==> flow/design.v <==
module FDIVIDER(
    input  logic ACLK,
    input  logic RESTN,
    output logic SCLK,
    output logic TICK    
);
logic [3:0]count;
assign TICK = (count == 4'd4) && !SCLK;
always_ff@(posedge ACLK)begin
    if(!RESTN)begin
        count <= 0;
        SCLK <= 0;
    end else begin
        if(count == 4'd4)begin
            count <= 0;
            SCLK <= ~SCLK;
        end else begin
            count <= count +1;
        end
    end
end
endmodule
module FIFO_MANAGER(
    input logic Tx_full,
    input logic SS_full,
    input logic Tx_empty,
    input logic SS_empty,
    output logic FREADY_full,
    output logic FREADY_empty
);
always_comb begin : Full_empty_block
    if(Tx_full | SS_full)begin
        FREADY_full = 0;
    end else begin
        FREADY_full = 1;
    end
    if(Tx_empty | SS_empty) begin
        FREADY_empty = 0;
    end else begin
        FREADY_empty = 1;
    end
end
endmodule
module Async_Tx_FIFO #(
    parameter DATA_WIDTH = 32,
    parameter ADDR_WIDTH = 4  
)(
    input  logic [DATA_WIDTH-1:0] data_in,
    input  logic wr_en,
    input  logic rd_en,
    input  logic ACLK,    
    input  logic SCLK,    
    input  logic rst_n,
    output logic [DATA_WIDTH-1:0] data_out,
    output logic empty,
    output logic full
);
    logic [DATA_WIDTH-1:0] mem [0:(1<<ADDR_WIDTH)-1];
    logic [ADDR_WIDTH:0] wr_ptr_bin, rd_ptr_bin;
    logic [ADDR_WIDTH:0] wr_ptr_gry, rd_ptr_gry;
    logic [ADDR_WIDTH:0] wr_ptr_sync1, wr_ptr_sync2;
    logic [ADDR_WIDTH:0] rd_ptr_sync1, rd_ptr_sync2;
    always_ff @(posedge ACLK) begin
        if (!rst_n) begin
            wr_ptr_bin <= 0;
            wr_ptr_gry <= 0;
        end else if (wr_en && !full) begin
            wr_ptr_bin <= wr_ptr_bin + 1;
            wr_ptr_gry <= ((wr_ptr_bin + 1) >> 1) ^ (wr_ptr_bin + 1);
        end
    end
    always_ff @(posedge ACLK) begin
        if (rst_n && wr_en && !full)
            mem[wr_ptr_bin[ADDR_WIDTH-1:0]] <= data_in;
    end
    always_ff @(posedge ACLK) begin
        if (!rst_n) begin
            rd_ptr_bin <= 0;
            rd_ptr_gry <= 0;
            data_out   <= 0;
        end else if (SCLK && rd_en && !empty) begin
            rd_ptr_bin <= rd_ptr_bin + 1;
            rd_ptr_gry <= ((rd_ptr_bin + 1) >> 1) ^ (rd_ptr_bin + 1);
            data_out   <= mem[rd_ptr_bin[ADDR_WIDTH-1:0]];
        end
    end
    always_ff @(posedge ACLK) begin
        if (!rst_n) begin
            wr_ptr_sync1 <= 0;
            wr_ptr_sync2 <= 0;
        end else if (SCLK) begin
            wr_ptr_sync1 <= wr_ptr_gry;
            wr_ptr_sync2 <= wr_ptr_sync1;
        end
    end
    always_ff @(posedge ACLK) begin
        if (!rst_n) begin
            rd_ptr_sync1 <= 0;
            rd_ptr_sync2 <= 0;
        end else begin
            rd_ptr_sync1 <= rd_ptr_gry;
            rd_ptr_sync2 <= rd_ptr_sync1;
        end
    end
    assign empty = (wr_ptr_sync2 == rd_ptr_gry);
    assign full  = (wr_ptr_gry == {~rd_ptr_sync2[ADDR_WIDTH:ADDR_WIDTH-1], rd_ptr_sync2[ADDR_WIDTH-2:0]});
endmodule
module Async_SS_FIFO #(
    parameter DATA_WIDTH = 32,
    parameter ADDR_WIDTH = 4  
)(
    input  logic [DATA_WIDTH-1:0] data_in,
    input  logic wr_en,
    input  logic rd_en,
    input  logic ACLK,    
    input  logic SCLK,    
    input  logic rst_n,
    output logic [DATA_WIDTH-1:0] data_out,
    output logic empty,
    output logic full
);
    logic [DATA_WIDTH-1:0] mem [0:(1<<ADDR_WIDTH)-1];
    logic [ADDR_WIDTH:0] wr_ptr_bin, rd_ptr_bin;
    logic [ADDR_WIDTH:0] wr_ptr_gry, rd_ptr_gry;
    logic [ADDR_WIDTH:0] wr_ptr_sync1, wr_ptr_sync2;
    logic [ADDR_WIDTH:0] rd_ptr_sync1, rd_ptr_sync2;
    always_ff @(posedge ACLK) begin
        if (!rst_n) begin
            wr_ptr_bin <= 0;
            wr_ptr_gry <= 0;
        end else if (wr_en && !full) begin
            wr_ptr_bin <= wr_ptr_bin + 1;
            wr_ptr_gry <= ((wr_ptr_bin + 1) >> 1) ^ (wr_ptr_bin + 1);
        end
    end
    always_ff @(posedge ACLK) begin
        if (rst_n && wr_en && !full)
            mem[wr_ptr_bin[ADDR_WIDTH-1:0]] <= data_in;
    end
    always_ff @(posedge ACLK) begin
        if (!rst_n) begin
            rd_ptr_bin <= 0;
            rd_ptr_gry <= 0;
            data_out   <= 0;
        end else if (SCLK && rd_en && !empty) begin
            rd_ptr_bin <= rd_ptr_bin + 1;
            rd_ptr_gry <= ((rd_ptr_bin + 1) >> 1) ^ (rd_ptr_bin + 1);
            data_out   <= mem[rd_ptr_bin[ADDR_WIDTH-1:0]];
        end
    end
    always_ff @(posedge ACLK) begin
        if (!rst_n) begin
            wr_ptr_sync1 <= 0;
            wr_ptr_sync2 <= 0;
        end else if (SCLK) begin
            wr_ptr_sync1 <= wr_ptr_gry;
            wr_ptr_sync2 <= wr_ptr_sync1;
        end
    end
    always_ff @(posedge ACLK) begin
        if (!rst_n) begin
            rd_ptr_sync1 <= 0;
            rd_ptr_sync2 <= 0;
        end else begin
            rd_ptr_sync1 <= rd_ptr_gry;
            rd_ptr_sync2 <= rd_ptr_sync1;
        end
    end
    assign empty = (wr_ptr_sync2 == rd_ptr_gry);
    assign full  = (wr_ptr_gry == {~rd_ptr_sync2[ADDR_WIDTH:ADDR_WIDTH-1], rd_ptr_sync2[ADDR_WIDTH-2:0]});
endmodule
module AXI_SLAVE(
    input logic ACLK,
    input logic ARESETN,
    input logic [31:0]AWADDR,
    input logic AWVALID,
    output logic AWREADY,
    input logic [31:0]WDATA,
    input logic WVALID,
    output logic WREADY,
    output logic[1:0]BRESP,
    output logic BVALID,
    input logic BREADY,
    input logic FREADY_full,
    output logic wr_en,
    output logic[31:0]Tx_data_out,
    output logic[31:0]SS_data_out
);
 localparam logic [31:0] Tx_address = 32'h0;
 localparam logic [31:0] SS_address = 32'h2;
 typedef enum logic[1:0]{
    IDEAL,
    DECODE,
    EXECUTE
 } state_t;
typedef enum logic{
    START,
    OK
}phase_t;
logic ready;
logic [31:0]data_buffer_1;
logic [31:0]addr_buffr;
state_t state;
phase_t phase;
logic AWalrt;
logic Walrt;
always_ff@(posedge ACLK)begin : AXI_SLAVE
    if(!ARESETN)begin
        wr_en <= 0;
        state <= IDEAL;
        BRESP <= 2'b00;
        BVALID <= 0;
        Tx_data_out <= 0;
        SS_data_out <= 0;
    end else begin
        wr_en <= 0;
        case(state)
            IDEAL: begin
                BRESP <= 2'b00;
                if(ready) begin
                    state <= DECODE;
                end
            end
            DECODE:begin
                BRESP <= 2'b00;
                case(addr_buffr)
                    Tx_address: begin
                        Tx_data_out <= data_buffer_1;
                        BRESP <= 2'b00;
                    end
                    SS_address: begin
                        SS_data_out <= data_buffer_1;
                        BRESP <= 2'b00;
                    end
                    default: begin
                        BRESP <= 2'b10;
                    end
                endcase
                if(BVALID & BREADY) begin
                    BVALID <= 0;
                    state <= EXECUTE;
                end else begin
                    BVALID <= 1;
                end
            end
            EXECUTE:begin
                BVALID <= 0;
                wr_en <= (addr_buffr == Tx_address);  
                state <= IDEAL;
                BRESP <= 2'b00;
            end
            default: state <= IDEAL;
        endcase
    end
end
always_ff@(posedge ACLK)begin : handshake_block
    if(!ARESETN)begin
        phase <= START;
        ready <= 0;
        AWalrt <= 0;
        Walrt <= 0;
    end else begin
        case(phase)
            START:begin
                if(AWVALID & AWREADY) begin
                    AWalrt <= 1;  
                    addr_buffr <= AWADDR;
                 end
                if(WVALID & WREADY)begin
                    Walrt <= 1;     
                    data_buffer_1 <= WDATA;
                end
                if(AWalrt & Walrt) begin    
                ready <= 1; 
                phase <= OK;
                end
            end
            OK:begin
                ready <= 0;
                AWalrt <= 0;
                Walrt <= 0;
                if(BVALID & BREADY) begin  
                    phase <= START; 
                end
            end
        endcase
    end
end
always_comb begin : ready_block
    if(FREADY_full && (phase == START) && (state == IDEAL) && !wr_en)begin
        AWREADY = !AWalrt;
        WREADY = !Walrt;
    end else begin
        AWREADY = 0;
        WREADY = 0;
    end
end
endmodule
module DATA_BUFFER(
    input logic[31:0] din_1,
    input logic[31:0]din_2,
    input logic go,
    input logic ACLK,
    input logic SCLK,
    input logic ARESETN,
    input logic SRESP,
    output logic DREADY,
    output logic [33:0]dout
);
typedef enum logic[2:0]{
    IDEAL,
    WAIT_FIFO,
    FETCH,
    CONCATENATE,
    VALIDATE
} state_t;
logic [31:0] SS_buffer_1;
logic [1:0] SS_buffer_2;
state_t state;
always_ff@(posedge ACLK) begin : data_fetch_block
    if(!ARESETN)begin
        state <= IDEAL;
        DREADY <= 0;
    end else if(SCLK) begin
        case(state)
            IDEAL:begin
                DREADY <= 0;
                if(go) begin
                    state <= WAIT_FIFO;
                end
            end
            WAIT_FIFO: begin
                state <= FETCH;
            end
            FETCH:begin
                SS_buffer_1 <= din_1;
                SS_buffer_2 <= din_2[1:0];
                state <= CONCATENATE;
            end
            CONCATENATE:begin
                dout <= {SS_buffer_2,SS_buffer_1};
                state <= VALIDATE;
                DREADY <= 1;
            end
            VALIDATE:begin
                if(DREADY & SRESP)begin
                    state <= IDEAL;
                end
            end
            default: state <= IDEAL;
        endcase
    end
end
endmodule
module SPI_MASTER(
    input logic ACLK,
    input logic FSCLK,
    input logic FTICK,
    input logic ARESETN,
    input logic FREADY_empty,
    input logic DREADY,
    input logic [33:0] din,
    output logic go,
    output logic SRESP,
    output logic rd_en,
    output logic[1:0]SS,
    output logic MOSI,
    output logic SCLK,
    input logic MISO
);
typedef enum logic[2:0]{
    IDEAL,
    WAIT_FIFO,
    FETCH,
    START,
    DONE,
    VALIDATE
} state_t;
logic [5:0]count;
logic [31:0] data_buffer_3;
logic [1:0] data_buffer_4;
state_t state;
assign SCLK = (state == START && count != 6'd0) ? FSCLK : 0;
always_ff@(posedge ACLK) begin : main_FSM_block
    if(!ARESETN)begin
        state <= IDEAL;
        count <= 0;
        rd_en <= 0;
        go <= 0;
        SRESP <= 0;
        SS <= 0;
        MOSI <= 0;
    end else if(FTICK) begin
        case(state)
            IDEAL:begin
                go <= 0;
                if(FREADY_empty)begin
                    go <= 1;
                    rd_en <= 1;
                    state <= WAIT_FIFO;
                    count <= 0;
                end
            end
            WAIT_FIFO:begin
                rd_en <= 0;
                go <= 0;
                state <=FETCH;
            end
            FETCH:begin
                if(DREADY) begin
                    data_buffer_3 <= din[31:0];
                    data_buffer_4 <= din[33:32];
                    SS <= din[33:32];
                    state <= START;
                end
            end
            START:begin
                if(count == 6'd32) begin
                    state <= DONE;
                end else begin
                    if(DREADY) begin
                        MOSI <= data_buffer_3[31];
                        data_buffer_3 <= {data_buffer_3[30:0],1'b0};
                        count <= count +1;
                    end
                end
            end
            DONE: begin
                SRESP <= 1;
                state <= VALIDATE;
            end
            VALIDATE:begin
                SRESP <= 0;
                state <= IDEAL;
            end
            default: state <= IDEAL;
        endcase
    end
end
endmodule
module Module_Wrapper (
    input logic ACLK,
    input logic ARESETN,
    input  logic [31:0] AWADDR,
    input  logic AWVALID,
    output logic AWREADY,
    input  logic [31:0] WDATA,
    input  logic WVALID,
    output logic WREADY,
    output logic [1:0] BRESP,
    output logic BVALID,
    input  logic BREADY,
    output logic [1:0] SS,
    output logic MOSI,
    output logic SCLK,
    input  logic MISO
);
    logic sclk_int, sclk_tick;
    logic fready_full, fready_empty;
    logic wr_en, rd_en;
    logic [31:0] tx_data_bus, ss_data_bus;
    logic [31:0] fifo_tx_out, fifo_ss_out;
    logic [33:0] data_to_master;
    logic go, dready, sresp;
    logic tx_full, tx_empty, ss_full, ss_empty;
    FDIVIDER fdiv_inst (
        .ACLK(ACLK),
        .RESTN(ARESETN),
        .SCLK(sclk_int),
        .TICK(sclk_tick)
    );
    AXI_SLAVE axi_inst (
        .ACLK(ACLK),
        .ARESETN(ARESETN),
        .AWADDR(AWADDR), .AWVALID(AWVALID), .AWREADY(AWREADY),
        .WDATA(WDATA), .WVALID(WVALID), .WREADY(WREADY),
        .BRESP(BRESP), .BVALID(BVALID), .BREADY(BREADY),
        .FREADY_full(fready_full),
        .wr_en(wr_en),
        .Tx_data_out(tx_data_bus),
        .SS_data_out(ss_data_bus)
    );
    Async_Tx_FIFO tx_fifo_inst (
        .ACLK(ACLK),
        .SCLK(sclk_tick),
        .rst_n(ARESETN),
        .data_in(tx_data_bus),
        .wr_en(wr_en),
        .rd_en(rd_en),
        .data_out(fifo_tx_out),
        .full(tx_full),
        .empty(tx_empty)
    );
    Async_SS_FIFO ss_fifo_inst (
        .ACLK(ACLK),
        .SCLK(sclk_tick),
        .rst_n(ARESETN),
        .data_in(ss_data_bus),
        .wr_en(wr_en),
        .rd_en(rd_en),
        .data_out(fifo_ss_out),
        .full(ss_full),
        .empty(ss_empty)
    );
    FIFO_MANAGER fifo_mgmt_inst (
        .Tx_full(tx_full), .SS_full(ss_full),
        .Tx_empty(tx_empty), .SS_empty(ss_empty),
        .FREADY_full(fready_full), .FREADY_empty(fready_empty)
    );
    DATA_BUFFER dbuff_inst (
        .din_1(fifo_tx_out), .din_2(fifo_ss_out),
        .go(go), .ACLK(ACLK), .SCLK(sclk_tick), .ARESETN(ARESETN),
        .SRESP(sresp), .DREADY(dready),
        .dout(data_to_master)
    );
    SPI_MASTER master_inst (
        .ACLK(ACLK), .FSCLK(sclk_int), .FTICK(sclk_tick), .ARESETN(ARESETN),
        .FREADY_empty(fready_empty),
        .DREADY(dready), .din(data_to_master),
        .go(go), .SRESP(sresp), .rd_en(rd_en),
        .SS(SS), .MOSI(MOSI), .SCLK(SCLK), .MISO(MISO)
    );
endmodule
== Tool chain data of Module_Wrapper ==
What the tools print for Module_Wrapper, step after step.
Line numbers count from 1 in the design file above.
Library cell names are shortened.
The mark - stands for no value.
Set-up
  top: Module_Wrapper
  clock: ACLK
  library: sky130hd
  corner: tt_025C_1v80

== Word level ==
Counts by Yosys on the flattened word-level netlist (proc, flatten, opt, wreduce; memories kept). Register bits leave out memories and registers merged into their read ports (data or address). Print and check cells are left out.
Memory sizes are those after Yosys's memory passes, which may raise the word count (mostly to a power of two), join words into wider ones and drop unused or constant bits.
Bit counts
  register bits after elaboration: 342
  memory bits (writable): 1024
  word width x clocked read ports: 64
  memories kept: 2
  bits of input ports: 70
  output and inout bits: 9
  word-level cells: 200
Operators by class
  add/sub/neg operators: 6
  equality and inequality tests: 30
  muxes and demuxes: 46
  bitwise operators: 17
  reduce/logical cells: 56
Memory list
  ss_fifo_inst.mem: depth 16, bits a word 32, rd ports 1, write ports 1, line 122  | logic [DATA_WIDTH-1:0] mem [0:(1<<ADDR_WIDTH)-1];
  tx_fifo_inst.mem: depth 16, bits a word 32, rd ports 1, write ports 1, line 58  | logic [DATA_WIDTH-1:0] mem [0:(1<<ADDR_WIDTH)-1];
Operators with widths (number)
  32-bit 2-to-1 mux: 5
  32-bit parallel mux with 2-bit select: 1
  32-bit by 2-bit == test with 1-bit output (second input constant): 1
  32-bit zero test: 1
  3-bit parallel mux with 5-bit select: 2
  5-bit by 1-bit adder with 6-bit output (second input constant): 4
  3-bit AND reduction: 7
  5-bit == test: 4
  5-bit bitwise XOR: 4
  6-bit 2-to-1 mux: 3
  1-bit parallel mux with 2-bit select: 9
  2-bit by 1-bit != test with 1-bit output (second input constant): 8
  3-bit 2-to-1 mux: 5
  2-bit AND reduction: 7
  2-bit nonzero test: 7
  1-bit logical AND: 13
  1-bit 2-to-1 mux: 13
  3-bit by 2-bit == test with 1-bit output (second input constant): 4
  6-bit parallel mux with 2-bit select: 1
  1-bit zero test: 10
  3-bit == test (second input constant): 3
  2-bit != test (second input constant): 4
  4-bit AND reduction: 2
  2-bit parallel mux with 2-bit select: 2
  4-bit 2-to-1 mux: 2
  2-bit OR reduction: 3
  3-bit by 1-bit == test with 1-bit output (second input constant): 2
  3-bit zero test: 2
Other operator kinds: 15; their cells: 26.

== Longest topological paths ==
Yosys ltp: most cells in a row. Word level: on the elaborated netlist, between registers, memories and ports. Mapped: between sequential cells and ports; inverters and the memories' decode and read muxes count.
Logic depth
  depth after elaboration: 11
  ABC_AREA: 0
  mapped depth: 10

== Mapped cells and area ==
Yosys stat after the flow's synthesis: flattened, memories mapped to cells. It holds for the ABC_AREA given above (unset counts as 0); a run with the other value may have another netlist.
Synthesis totals
  cell count: 1913
  cell area after synthesis: 33857.5 µm²
  sequential part of the area: 25004.0 µm²
  flip-flops: 895
Cell types
  edfxtp_1: number 708, area in all 2.13E+04 µm²
  dfxtp_1: number 187, area in all 3743.59 µm²
  mux4_2: number 136, area in all 3.06E+03 µm²
  mux2i_1: number 94, area in all 940.902 µm²
  nand2_1: number 128, area in all 480.461 µm²
  nor2b_1: number 66, area in all 412.896 µm²
  mux2_2: number 31, area in all 349.085 µm²
  xnor2_1: number 38, area in all 332.819 µm²
  a21boi_0: number 39, area in all 292.781 µm²
  a22o_1: number 32, area in all 280.269 µm²
  a22oi_1: number 35, area in all 262.752 µm²
  o21ai_0: number 45, area in all 225.216 µm²
  and2_1: number 34, area in all 212.704 µm²
  clkbuf_1: number 56, area in all 210.202 µm²
  ha_1: number 14, area in all 175.168 µm²
  nand3_1: number 30, area in all 150.144 µm²
  buf_2: number 23, area in all 115.11 µm²
  nor2_1: number 28, area in all 105.101 µm²
Not listed: further types 43, cells in them 189.
By module: a second synthesis without flattening, with its own total; a netlist apart from the flattened one above.
Unflattened totals
  cell total of the unflattened synthesis: 3087
  area total of the unflattened synthesis: 54778.8 µm²
Each row is one instance without its submodules.
Modules
  Async_SS_FIFO: times used 1, cells 1218, area 22579.2 µm²
  Async_Tx_FIFO: times used 1, cells 1218, area 22579.2 µm²
  AXI_SLAVE: times used 1, cells 363, area 4852.2 µm²
  DATA_BUFFER: times used 1, cells 92, area 2299.7 µm²
  SPI_MASTER: times used 1, cells 170, area 2223.4 µm²
  FDIVIDER: times used 1, cells 24, area 237.7 µm²
  FIFO_MANAGER: times used 1, cells 2, area 7.5 µm²
  Module_Wrapper: times used 1, cells 0, area 0.0 µm²

== Timing after synthesis ==
OpenSTA on the mapped netlist: ideal clock, no wires. The path of least setup slack (recovery checks aside). Input and output delay are each 20% of the period. Register names are those of the netlist, which keeps one name where synthesis merged equal registers.
Path post-synthesis
  kind: in2reg
  start: in ARESETN
  end: mem tx_fifo_inst.mem[3][0]
  period: 7.0 ns
  input delay: 1.400 ns
  library setup time: 0.501 ns
  time at the first pin: 1.400 ns
  data arrival time: 5.206 ns
  required time: 6.499 ns
  path slack: 1.293 ns
  delay of the path: 4.307 ns
  driving pins on the path: 4
  synthesis period reached: 5.707 ns
"delay of the path" = arrival - input delay + setup time.
"driving pins on the path" counts driving pins, that of a launching flip-flop among them; a cell with two outputs on the path counts twice.
"synthesis period reached" is the clock period less the worst setup slack; recovery checks do not enter. This is arithmetic on one report: input and output delays are still those of the set period (20% each).
Between the ends stands the longest chain of elaborated cells between them, by number of cells; it is not shown to be the way that was timed. Of several equally long chains one is given.
Each line given opens the expression or statement behind the cell; cells for indexed reads and writes are added by Yosys, which also makes memories of some case tables.
The path ends at the enable pin of a flip-flop; only ways to that pin are counted.
Between the ends, post-synthesis
  path through: clkbuf_1 clkbuf_1 nand2_1 nor4_1
  cells in the longest elaborated chain: 3
  elaborated cells on any way between the ends: 4
  classes of those cells: mux: 2; reduce/logical: 2
RTL lines, path post-synthesis
  start, declared: line 443  | input logic ARESETN,
  1-bit logical AND x2: line 73  | if (rst_n && wr_en && !full)
  4-bit 2-to-1 mux: line 73
  end, declared: line 58  | logic [DATA_WIDTH-1:0] mem [0:(1<<ADDR_WIDTH)-1];

== Path in the finished layout ==
From the final timing report of job 1: the path of least setup slack in the routed layout; clock arrival at registers is part of the times.
Path post-layout
  kind: reg2out
  start: reg tx_fifo_inst.wr_ptr_gry[0]
  end: out WREADY
  period: 3.86 ns
  time at the first pin: 0.67 ns
  data arrival time: 2.56 ns
  required time: 3.09 ns
  path slack: 0.53 ns
  driving pins on the path: 6
Between the ends stands the longest chain of elaborated cells between them, by number of cells; it is not shown to be the way that was timed. Of several equally long chains one is given.
Between the ends, post-layout
  path through: dfxtp_1 xnor2_1 nand3_1 o21bai_1 nor2_1 clkdlybuf4s50_1
  cells in the longest elaborated chain: 7
  elaborated cells on any way between the ends: 7
  classes of those cells: eq/ne: 1; mux: 2; logic: 1; reduce/logical: 3
RTL lines, path post-layout
  start, declared: line 60  | logic [ADDR_WIDTH:0] wr_ptr_gry, rd_ptr_gry;
  start, assigned: line 66  | wr_ptr_gry <= 0;
  start, assigned: line 69  | wr_ptr_gry <= ((wr_ptr_bin + 1) >> 1) ^ (wr_ptr_bin + 1);
  5-bit == test: line 106  | assign full  = (wr_ptr_gry == {~rd_ptr_sync2[ADDR_WIDTH:ADDR_WIDTH-1], rd_ptr_sync2[ADDR_WIDTH-2:0]});
  1-bit OR: line 32  | if(Tx_full | SS_full)begin
  1-bit 2-to-1 mux: line 32
  1-bit logical AND x3: line 290  | if(FREADY_full && (phase == START) && (state == IDEAL) && !wr_en)begin
  1-bit 2-to-1 mux: line 290
  end, declared: line 449  | output logic WREADY,

FLOW RESULTS
============

Stored flow runs of Module_Wrapper (2 of them; Yosys, OpenROAD, sky130hd). They differ in their settings and are not a sequence. Constraints: input delay and output delay 20% of the set period each, output load 0.01 pF.
"achieved clock period (ns)" means the clock period less the worst setup slack. The figure is calculated, with input and output delays left at 20% of the set period.
"worst setup path time (ns)" is the time allowed to the run's worst setup path (the clock period less input and output delay, where it has them) less its slack. Clock arrival times count: a late capture clock shortens it, a late launch clock lengthens it.
"finish__power__total": no workload was simulated; the value follows from the tool's default switching activity.

Flow files of job 1
==> flow/run.sh <==
#!/bin/bash
# the make line also repeats the synthesis and layout settings of config.mk as NAME=value (left out here)
make -C /OpenROAD-flow-scripts/flow DESIGN_CONFIG=/design/flow/config.mk WORK_HOME=/design/flow/orfs CLKGATE_MAP_FILE= finish
==> flow/config.mk <==
export PLATFORM = sky130hd
export DESIGN_NAME = Module_Wrapper
export DESIGN_NICKNAME = Module_Wrapper
export VERILOG_FILES = /design/flow/design.v
export SDC_FILE = /design/flow/constraint.sdc
export NUM_CORES = 4
export LEC_CHECK = 0
export CAP_MARGIN = 20
export CORE_MARGIN = 2
export CORE_UTILIZATION = 40
export SLEW_MARGIN = 20
==> flow/constraint.sdc <==
create_clock -name core_clock -period 3.86 [get_ports {ACLK}]
set_input_delay 0.7720 -clock core_clock [delete_from_list [all_inputs] [get_ports {ACLK}]]
set_output_delay 0.7720 -clock core_clock [all_outputs]
set_load 0.01 [all_outputs]

report of job 1
yosys chip area after synthesis (um^2): 33857.5
finish__design__die__area: 86986.7
finish__design__instance__utilization: 0.4736
finish__timing__setup__ws: 0.527
finish__power__total: 1.981e-02
achieved clock period (ns): 3.333
worst setup path time (ns): 2.56
worst setup path kind: reg2out

Flow files of job 2
==> flow/run.sh <==
#!/bin/bash
# the make line also repeats the synthesis and layout settings of config.mk as NAME=value (left out here)
make -C /OpenROAD-flow-scripts/flow DESIGN_CONFIG=/design/flow/config.mk WORK_HOME=/design/flow/orfs CLKGATE_MAP_FILE= finish
==> flow/config.mk <==
export PLATFORM = sky130hd
export DESIGN_NAME = Module_Wrapper
export DESIGN_NICKNAME = Module_Wrapper
export VERILOG_FILES = /design/flow/design.v
export SDC_FILE = /design/flow/constraint.sdc
export NUM_CORES = 4
export LEC_CHECK = 0
export ABC_AREA = 1
export CAP_MARGIN = 20
export CELL_PAD_IN_SITES_DETAIL_PLACEMENT = 2
export CORE_MARGIN = 2
export CORE_UTILIZATION = 59
export CTS_CLUSTER_DIAMETER = 139
export CTS_CLUSTER_SIZE = 81
export GPL_TIMING_DRIVEN = 0
export MIN_ROUTING_LAYER = met1
export PLACE_DENSITY_LB_ADDON = 0.3
export SETUP_SLACK_MARGIN = 1.36
export SLEW_MARGIN = 20
export TNS_END_PERCENT = 35
==> flow/constraint.sdc <==
create_clock -name core_clock -period 5.83 [get_ports {ACLK}]
set_input_delay 1.1660 -clock core_clock [delete_from_list [all_inputs] [get_ports {ACLK}]]
set_output_delay 1.1660 -clock core_clock [all_outputs]
set_load 0.01 [all_outputs]

report of job 2: did not finish, place, DPL-0033
